==> flow/design.v <==
`timescale 10ns/1ns
module servo( input clk, input rst, output reg PWM, input [1:0]boton_cambiar_grados );
integer contador;
integer frecuencia;
integer auxContador;
reg C;
always@(posedge clk) begin
if (rst) begin
	PWM<=0;
	contador<=0;
end else begin
PWM<=~boton_cambiar_grados;
	auxContador=auxContador+1;
	if(boton_cambiar_grados==1)
		begin
				contador<= contador +1;                      
				if (contador< 75_000) 
				begin
					PWM <= 1;
				end
				else
				if (contador < 1_900_000)  
				begin
				PWM <= 0;
				end
	end			
	else if(boton_cambiar_grados==2)
		begin
				contador<= contador +1;                      
				if (contador<150_000)  
				begin
					PWM <= 1;
				end
				else
				if (contador < 1_850_000)  
				begin
				PWM <= 0;
				end
	end	
	else if(boton_cambiar_grados==3)
		begin
				contador<= contador +1;                      
				if (contador<240_000)	 
				begin
					PWM <= 1;
				end
				else
				if (contador < 1_800_000)  
				begin
				PWM <= 0;
				end
	end
	if(contador >=2_100_000)  
	begin
		contador <= 0;
	end			
end
end
 endmodule 
module ultrasonido1(input ultra, input clk, input rst, input echo, output reg done, output reg trigger, output reg [15:0] distance);
	parameter divH = 1000; 
	parameter divL = 2000;
	integer countF;
	integer countEcho;
	always @(posedge clk) begin 
		if (rst | ultra) 
		begin 
			countF <= 0;
			trigger <= 0;
		end 
		else 
		begin
			countF <= countF +1;  
			if (countF < divH+1)
				trigger <= 1;
			else
			if (countF < divL+1)
				trigger <= 0;
			else 
				countF <= 0;
		end
	end
	always @(posedge clk) begin
		if (rst) begin
			countEcho <= 0;
			done <= 0;
			distance <= 0;
		end
		else if (echo == 1) begin
			countEcho <= countEcho +1;
			done <= 0;
		end
		else
		begin
			if (echo == 0 & countEcho != 0)	
				distance <= (~countEcho*340)/2000000;
				countEcho <=0;
				done <= 1; 	
		end
	end
endmodule
`timescale 10ns/1ns
 module radar(  input clk, input rst, input echo, input [1:0] boton_cambiar_grados, output done, output trigger,
 output [15:0] distance, output PWM, input ultra);
 servo   servo( .clk (clk), .rst(rst), .PWM(PWM), .boton_cambiar_grados(boton_cambiar_grados));
 ultrasonido1 ultrasonido2( .ultra(ultra), .clk(clk), .rst(rst),  .echo(echo), .done(done), .trigger(trigger),.distance(distance));
 endmodule
; ---- From RTL to reports: radar
; Module radar before and after one edit of its RTL, step after step.
; Lines under "orig" count in the file above, lines under "edited" in the edited file.
; "delta": "edited" minus "orig" as printed here.
; Operators carry their Yosys type and port widths (W data, S select, Z words).
; Not given: -
[design]
design = radar
clock_port = clk
cell_library = sky130hd
corner = tt_025C_1v80

; ---- Edit of the RTL
; The edit as a unified diff against the file above.
; A script made this edit. It changes what the design does and was not meant as an optimisation.
; begin of diff
@@ -104,4 +104,12 @@
  output [15:0] distance, output PWM, input ultra);
  servo   servo( .clk (clk), .rst(rst), .PWM(PWM), .boton_cambiar_grados(boton_cambiar_grados));
- ultrasonido1 ultrasonido2( .ultra(ultra), .clk(clk), .rst(rst),  .echo(echo), .done(done), .trigger(trigger),.distance(distance));
+ wire trigger_p, trigger_n;
+ wire [15:0] distance_p, distance_n;
+ wire done_p, done_n;
+ ultrasonido1 ultrasonido2( .ultra(ultra), .clk(clk), .rst(rst),  .echo(echo), .done(done_p), .trigger(trigger_p),.distance(distance_p));
+ ultrasonido1 ultrasonido2_b (.ultra(ultra), .clk(clk), .rst(rst), .echo(~echo), .done(done_n),
+     .trigger(trigger_n), .distance(distance_n));
+ assign trigger = trigger_p ^ trigger_n;
+ assign distance = distance_p ^ distance_n;
+ assign done = done_p ^ done_n;
  endmodule
; end of diff

; ---- After elaboration
; Source: Yosys, flattened and elaborated, memories not mapped. Widths are those after wreduce. Registers that Yosys merges into a memory's read port (data or address) are not register bits. Print and check cells do not count. Equal cells are merged and count once.
[op_classes]
columns = item, orig, edited, delta
row1 = equal, 3, 3, 0
row2 = compare, 9, 11, 2
row3 = div, 1, 2, 1
row4 = addsub, 3, 5, 2
row5 = bitwise, 5, 10, 5
row6 = n_reduce_logical, 6, 10, 4
row7 = muxes, 17, 22, 5
row8 = mul, 1, 2, 1
[op_table]
columns = cell, orig, edited, delta
row1 = $mux W1, 12, 15, 3
row2 = $mux W32, 5, 7, 2
row3 = $add A32 B2 Y32 const B, 3, 5, 2
row4 = $xor A1 B1 Y1, 0, 2, 2
row5 = $reduce_or A2 Y1, 2, 3, 1
row6 = $and A1 B1 Y1, 1, 2, 1
row7 = $div A32 B22 Y32 const B, 1, 2, 1
row8 = $lt A32 B11 Y1 const B, 1, 2, 1
row9 = $lt A32 B12 Y1 const B, 1, 2, 1
row10 = $mul A32 B8 Y30 const B, 1, 2, 1
row11 = $not A32 Y32, 1, 2, 1
row12 = $reduce_and A2 Y1, 1, 2, 1
row13 = $reduce_bool A2 Y1, 1, 2, 1
row14 = $reduce_bool A32 Y1, 1, 2, 1
row15 = $xor A16 B16 Y16, 0, 1, 1
; Unchanged operator kinds not shown: 9.
[bits]
columns = item, orig, edited, delta
row1 = word_cells, 52, 77, 25
row2 = regBits, 115, 197, 82
row3 = output_inout_bits, 19, 19, 0
row4 = in_bits, 6, 6, 0

; ---- Depth
; Longest topological path by Yosys (ltp), each cell counted once; first at word level (registers and memories cut), then after technology mapping (sequential cells cut; the memories' decode and read muxes count).
[logic_depth]
columns = item, orig, edited, delta
row1 = ltp_word, 6, 6, 0
row2 = abc_area, 0, 0, -
row3 = mapped_depth, 79, 82, 3
row4 = ltp_nobuf, 65, 67, 2

; ---- Netlist
; Yosys stat after the flow's synthesis: flattened, memories mapped to cells. It holds for the ABC_AREA given above (unset counts as 0); a run with the other value may have another netlist.
[by_type]
columns = cell_type, orig, edited, delta
row1 = sky130_fd_sc_hd__nand2_1, 187, 437, 250
row2 = sky130_fd_sc_hd__nor2_1, 307, 553, 246
row3 = sky130_fd_sc_hd__a21oi_1, 122, 307, 185
row4 = sky130_fd_sc_hd__xnor2_1, 185, 362, 177
row5 = sky130_fd_sc_hd__inv_1, 172, 349, 177
row6 = sky130_fd_sc_hd__xor2_1, 82, 201, 119
row7 = sky130_fd_sc_hd__o21ai_0, 93, 210, 117
row8 = sky130_fd_sc_hd__ha_1, 111, 220, 109
row9 = sky130_fd_sc_hd__nor3_1, 82, 183, 101
row10 = sky130_fd_sc_hd__nand3_1, 114, 212, 98
row11 = sky130_fd_sc_hd__dfxtp_1, 115, 197, 82
row12 = sky130_fd_sc_hd__o211ai_1, 30, 94, 64
row13 = sky130_fd_sc_hd__clkbuf_1, 65, 128, 63
row14 = sky130_fd_sc_hd__a21o_1, 28, 76, 48
row15 = sky130_fd_sc_hd__fa_1, 46, 92, 46
row16 = sky130_fd_sc_hd__nand4_1, 51, 89, 38
row17 = sky130_fd_sc_hd__and3_1, 44, 82, 38
row18 = sky130_fd_sc_hd__or3_1, 34, 71, 37
; Unchanged cell types not shown: 18.
; The list need not be complete.
[mapped]
columns = item, orig, edited, delta
row1 = seqArea_um2, 2302.2, 3943.8, 1641.6
row2 = cell_count, 2725, 5245, 2520
row3 = ff_cells, 115, 197, 82
row4 = mapped_area_um2, 20289.5, 37608.6, 17319.1
row5 = buffers, 107, 189, 82
; By module: a second synthesis without flattening, with its own total; a netlist apart from the flattened one above.
[hier_totals]
columns = item, orig, edited, delta
row1 = cells_unflattened, 2639, 5074, 2435
row2 = area_unflattened_um2, 19476.2, 37239.5, 17763.3
; Each row is one instance without its submodules.
[by_module_orig]
columns = mod, n_cells, n_inst, mod_area_um2
row1 = ultrasonido1, 2416, 1, 17601.9
row2 = servo, 223, 1, 1874.3
row3 = radar, 0, 1, 0.0
[by_module_edited]
columns = mod, n_cells, n_inst, mod_area_um2
row1 = ultrasonido1, 2416, 2, 17601.9
row2 = servo, 223, 1, 1874.3
row3 = radar, 19, 1, 161.4

; ---- Worst setup path after synthesis
; OpenSTA on the mapped netlist: ideal clock, no wires. The path of least setup slack (recovery checks aside). Input and output delay are each 20% of the period. Register names are those of the netlist, which keeps one name where synthesis merged equal registers.
[synth_timing]
columns = item, orig, edited, delta
row1 = path_kind, reg2reg, reg2reg, -
row2 = from, register ultrasonido2.countEcho[10], register ultrasonido2_b.countEcho[10], -
row3 = to, register ultrasonido2.distance[10], register ultrasonido2_b.distance[10], -
row4 = path_buffers, 5, 7, 2
row5 = delay_ps, 17277, 17755, 478
row6 = path_slack_ps, 7723, 7246, -477
row7 = arrival_time_ps, 17149, 17627, 478
row8 = path_stages, 71, 72, 1
row9 = required_ps, 24872, 24872, 0
row10 = tclk_ps, 25000, 25000, 0
row11 = synth_period_reached_ps, 17277, 17754, 477
; "delay_ps" is the arrival time less input delay plus setup time.
; "path_stages" counts driving pins, that of a launching flip-flop among them; a cell with two outputs on the path counts twice.
; "synth_period_reached_ps" is the clock period less the worst setup slack; recovery checks do not enter. This is arithmetic on one report: input and output delays are still those of the set period (20% each).
; Between the ends stands the longest chain of elaborated cells between them, by number of cells; it is not shown to be the way that was timed. Of several equally long chains one is given.
; A line is the first line of the expression or statement that the cell stems from. Yosys adds cells for indexed reads and writes and turns some case tables into memories.
; At most two assigning lines are given for a register; there are more.
[synth_via_orig]
path_cell_list = sky130_fd_sc_hd__dfxtp_1 -> sky130_fd_sc_hd__inv_1 -> sky130_fd_sc_hd__ha_1 -> sky130_fd_sc_hd__ha_1 -> sky130_fd_sc_hd__fa_1 -> sky130_fd_sc_hd__inv_1 -> sky130_fd_sc_hd__fa_1 -> sky130_fd_sc_hd__inv_1 -> sky130_fd_sc_hd__ha_1 -> sky130_fd_sc_hd__buf_2 -> sky130_fd_sc_hd__a21o_1 -> sky130_fd_sc_hd__o21bai_1 -> sky130_fd_sc_hd__a32o_1 -> sky130_fd_sc_hd__o311ai_2 -> sky130_fd_sc_hd__nand3_1 -> sky130_fd_sc_hd__a311oi_1 -> sky130_fd_sc_hd__o32ai_1 -> sky130_fd_sc_hd__nor4bb_1 -> (+35 left out) -> sky130_fd_sc_hd__o41a_1 -> sky130_fd_sc_hd__a211o_1 -> sky130_fd_sc_hd__a31o_4 -> sky130_fd_sc_hd__nand2_4 -> sky130_fd_sc_hd__mux2i_1 -> sky130_fd_sc_hd__o21a_1 -> sky130_fd_sc_hd__nor2_1 -> sky130_fd_sc_hd__nor3_1 -> sky130_fd_sc_hd__mux2_1 -> sky130_fd_sc_hd__nor4b_4 -> sky130_fd_sc_hd__and2_1 -> sky130_fd_sc_hd__ha_1 -> sky130_fd_sc_hd__and3_1 -> sky130_fd_sc_hd__a31oi_1 -> sky130_fd_sc_hd__xnor2_1 -> sky130_fd_sc_hd__nor2_1 -> sky130_fd_sc_hd__a21oi_1 -> sky130_fd_sc_hd__nor2_1
elab_chain_len = 3
cone_cells = 6
cone_classes = 1 x mul; 1 x div; 2 x logic; 2 x reduce/logical
[synth_rtl_orig]
columns = item, line_no
row1 = from (decl), 64  ; integer countEcho;
row2 = from (assign), 85  ; countEcho <= 0;
row3 = from (assign), 90  ; countEcho <= countEcho +1;
row4 = $not A32 Y32, 96  ; distance <= (~countEcho*340)/2000000;
row5 = $mul A32 B8 Y30, 96
row6 = $div A32 B22 Y32, 96
row7 = to (assign), 87  ; distance <= 0;
row8 = to (assign), 96
row9 = to (decl), 60  ; module ultrasonido1(input ultra, input clk, input rst, input echo, output reg done, output reg trigger, output ...
[synth_via_edited]
path_cell_list = sky130_fd_sc_hd__dfxtp_1 -> sky130_fd_sc_hd__inv_1 -> sky130_fd_sc_hd__ha_1 -> sky130_fd_sc_hd__ha_1 -> sky130_fd_sc_hd__fa_1 -> sky130_fd_sc_hd__inv_1 -> sky130_fd_sc_hd__fa_1 -> sky130_fd_sc_hd__inv_1 -> sky130_fd_sc_hd__ha_1 -> sky130_fd_sc_hd__clkbuf_1 -> sky130_fd_sc_hd__o2111ai_1 -> sky130_fd_sc_hd__a221o_1 -> sky130_fd_sc_hd__a2bb2oi_1 -> sky130_fd_sc_hd__and4_1 -> sky130_fd_sc_hd__and3_1 -> sky130_fd_sc_hd__or3b_1 -> sky130_fd_sc_hd__a211o_1 -> sky130_fd_sc_hd__a32oi_4 -> (+36 left out) -> sky130_fd_sc_hd__xnor2_1 -> sky130_fd_sc_hd__nor4b_1 -> sky130_fd_sc_hd__o211ai_1 -> sky130_fd_sc_hd__a311o_1 -> sky130_fd_sc_hd__buf_6 -> sky130_fd_sc_hd__o21ai_2 -> sky130_fd_sc_hd__a21oi_1 -> sky130_fd_sc_hd__o32a_1 -> sky130_fd_sc_hd__a2111oi_2 -> sky130_fd_sc_hd__o2111a_2 -> sky130_fd_sc_hd__a211oi_1 -> sky130_fd_sc_hd__ha_1 -> sky130_fd_sc_hd__and3_1 -> sky130_fd_sc_hd__a31oi_1 -> sky130_fd_sc_hd__xnor2_1 -> sky130_fd_sc_hd__nor2_1 -> sky130_fd_sc_hd__a21oi_1 -> sky130_fd_sc_hd__nor2_1
elab_chain_len = 3
cone_cells = 6
cone_classes = 1 x mul; 1 x div; 2 x logic; 2 x reduce/logical
[synth_rtl_edited]
columns = item, line_no
row1 = from (decl), 64  ; integer countEcho;
row2 = from (assign), 85  ; countEcho <= 0;
row3 = from (assign), 90  ; countEcho <= countEcho +1;
row4 = $not A32 Y32, 96  ; distance <= (~countEcho*340)/2000000;
row5 = $mul A32 B8 Y30, 96
row6 = $div A32 B22 Y32, 96
row7 = to (assign), 87  ; distance <= 0;
row8 = to (assign), 96
row9 = to (decl), 60  ; module ultrasonido1(input ultra, input clk, input rst, input echo, output reg done, output reg trigger, output ...

; ---- Worst path after layout
; From the final timing report of the runs of pair A: the path of least setup slack in the routed layout; clock arrival at registers is part of the times.
; The path's times are printed in steps of 10 ps; the period is the one set.
[layout_timing]
columns = item, orig, edited, delta
row1 = path_kind, reg2reg, reg2reg, -
row2 = from, register ultrasonido2.countEcho[10], register ultrasonido2_b.countEcho[6], -
row3 = to, register ultrasonido2.distance[10], register ultrasonido2_b.distance[10], -
row4 = path_stages, 67, 68, 1
row5 = path_buffers, 1, 1, 0
row6 = arrival_time_ps, 22360, 22610, 250
row7 = required_ps, 23780, 23840, 60
row8 = path_slack_ps, 1420, 1220, -200
row9 = tclk_ps, 23500, 23500, 0
; Between the ends stands the longest chain of elaborated cells between them, by number of cells; it is not shown to be the way that was timed. Of several equally long chains one is given.
; At most two assigning lines are given for a register; there are more.
[layout_via_orig]
path_cell_list = sky130_fd_sc_hd__dfxtp_1 -> sky130_fd_sc_hd__inv_1 -> sky130_fd_sc_hd__ha_1 -> sky130_fd_sc_hd__ha_1 -> sky130_fd_sc_hd__fa_1 -> sky130_fd_sc_hd__inv_1 -> sky130_fd_sc_hd__fa_1 -> sky130_fd_sc_hd__inv_1 -> sky130_fd_sc_hd__ha_1 -> sky130_fd_sc_hd__a21o_1 -> sky130_fd_sc_hd__o21bai_1 -> sky130_fd_sc_hd__a32o_1 -> sky130_fd_sc_hd__o311a_1 -> sky130_fd_sc_hd__o21ai_2 -> sky130_fd_sc_hd__nand2_4 -> sky130_fd_sc_hd__o211ai_1 -> sky130_fd_sc_hd__nand3b_1 -> sky130_fd_sc_hd__nor4_4 -> (+31 left out) -> sky130_fd_sc_hd__xnor2_1 -> sky130_fd_sc_hd__nand4_2 -> sky130_fd_sc_hd__a31o_4 -> sky130_fd_sc_hd__nand2_4 -> sky130_fd_sc_hd__mux2i_1 -> sky130_fd_sc_hd__o21a_1 -> sky130_fd_sc_hd__nor2_1 -> sky130_fd_sc_hd__nor3_1 -> sky130_fd_sc_hd__mux2_1 -> sky130_fd_sc_hd__nor4b_4 -> sky130_fd_sc_hd__and2_1 -> sky130_fd_sc_hd__ha_1 -> sky130_fd_sc_hd__and3_1 -> sky130_fd_sc_hd__a31oi_1 -> sky130_fd_sc_hd__xnor2_1 -> sky130_fd_sc_hd__nor2_1 -> sky130_fd_sc_hd__a21oi_1 -> sky130_fd_sc_hd__nor2_1
elab_chain_len = 3
cone_cells = 6
cone_classes = 1 x mul; 1 x div; 2 x logic; 2 x reduce/logical
[layout_rtl_orig]
columns = item, line_no
row1 = from (decl), 64  ; integer countEcho;
row2 = from (assign), 85  ; countEcho <= 0;
row3 = from (assign), 90  ; countEcho <= countEcho +1;
row4 = $not A32 Y32, 96  ; distance <= (~countEcho*340)/2000000;
row5 = $mul A32 B8 Y30, 96
row6 = $div A32 B22 Y32, 96
row7 = to (assign), 87  ; distance <= 0;
row8 = to (assign), 96
row9 = to (decl), 60  ; module ultrasonido1(input ultra, input clk, input rst, input echo, output reg done, output reg trigger, output ...
[layout_via_edited]
path_cell_list = sky130_fd_sc_hd__dfxtp_1 -> sky130_fd_sc_hd__inv_1 -> sky130_fd_sc_hd__ha_1 -> sky130_fd_sc_hd__ha_1 -> sky130_fd_sc_hd__fa_1 -> sky130_fd_sc_hd__inv_1 -> sky130_fd_sc_hd__fa_1 -> sky130_fd_sc_hd__inv_1 -> sky130_fd_sc_hd__ha_1 -> sky130_fd_sc_hd__a21o_1 -> sky130_fd_sc_hd__a221oi_2 -> sky130_fd_sc_hd__xnor2_1 -> sky130_fd_sc_hd__nor4_2 -> sky130_fd_sc_hd__and4_1 -> sky130_fd_sc_hd__and3_1 -> sky130_fd_sc_hd__or3b_1 -> sky130_fd_sc_hd__a211o_1 -> sky130_fd_sc_hd__a32oi_4 -> (+32 left out) -> sky130_fd_sc_hd__nor2_1 -> sky130_fd_sc_hd__nor4_1 -> sky130_fd_sc_hd__xor2_1 -> sky130_fd_sc_hd__nand2_1 -> sky130_fd_sc_hd__a311o_2 -> sky130_fd_sc_hd__clkinv_2 -> sky130_fd_sc_hd__nor4_1 -> sky130_fd_sc_hd__o32a_1 -> sky130_fd_sc_hd__a2111oi_2 -> sky130_fd_sc_hd__o2111a_2 -> sky130_fd_sc_hd__a211oi_1 -> sky130_fd_sc_hd__ha_1 -> sky130_fd_sc_hd__and3_1 -> sky130_fd_sc_hd__a31oi_1 -> sky130_fd_sc_hd__xnor2_1 -> sky130_fd_sc_hd__nor2_1 -> sky130_fd_sc_hd__a21oi_1 -> sky130_fd_sc_hd__nor2_1
elab_chain_len = 3
cone_cells = 6
cone_classes = 1 x mul; 1 x div; 2 x logic; 2 x reduce/logical
[layout_rtl_edited]
columns = item, line_no
row1 = from (decl), 64  ; integer countEcho;
row2 = from (assign), 85  ; countEcho <= 0;
row3 = from (assign), 90  ; countEcho <= countEcho +1;
row4 = $not A32 Y32, 96  ; distance <= (~countEcho*340)/2000000;
row5 = $mul A32 B8 Y30, 96
row6 = $div A32 B22 Y32, 96
row7 = to (assign), 87  ; distance <= 0;
row8 = to (assign), 96
row9 = to (decl), 60  ; module ultrasonido1(input ultra, input clk, input rst, input echo, output reg done, output reg trigger, output ...

; ---- Layout results
; Both versions went through the flow (Yosys, OpenROAD) with the same settings in each pair. Constraints: input delay and output delay 20% of the set period each, output load 0.01 pF.
[flow_settings_pair_A]
period_ns = 23.5
CAP_MARGIN = 20
CORE_MARGIN = 2
CORE_UTILIZATION = 40
SLEW_MARGIN = 20
[results_pair_A]
columns = item, orig, edited, delta
row1 = final_die_area_um2, 52541.8, 96491.0, 43949.2
row2 = timing.setup.ws_ps, 1416, 1223, -193
row3 = synth_area_um2, 20289.5, 37608.6, 17319.1
row4 = tns_ps, 0, 0, 0
row5 = fin_util_frac, 0.434, 0.43, -0.004
row6 = finalCellArea_um2, 21723.3, 40032.1, 18308.8
row7 = clock_period_reached_ps, 22084, 22277, 193
[flow_settings_pair_B]
ABC_AREA = 1
CAP_MARGIN = 25
CELL_PAD_IN_SITES_DETAIL_PLACEMENT = 0
CELL_PAD_IN_SITES_GLOBAL_PLACEMENT = 0
CORE_UTILIZATION = 49
GPL_ROUTABILITY_DRIVEN = 0
PLACE_DENSITY = 0.47
SLEW_MARGIN = 15
period_ns = 23.6
CORE_MARGIN = 2
[results_pair_B]
columns = item, orig, edited, delta
row1 = final_die_area_um2, 47086.8, 84800.4, 37713.6
row2 = timing.setup.ws_ps, 3164, 2326, -838
row3 = synth_area_um2, 22230.1, 40418.8, 18188.7
row4 = tns_ps, 0, 0, 0
row5 = fin_util_frac, 0.514, 0.509, -0.005
row6 = finalCellArea_um2, 23188.5, 41668.7, 18480.2
row7 = clock_period_reached_ps, 20436, 21274, 838
; By "clock_period_reached_ps" is meant the clock period of the run minus its worst setup slack. This is arithmetic on one report: input and output delays are still those of the set period (20% each).
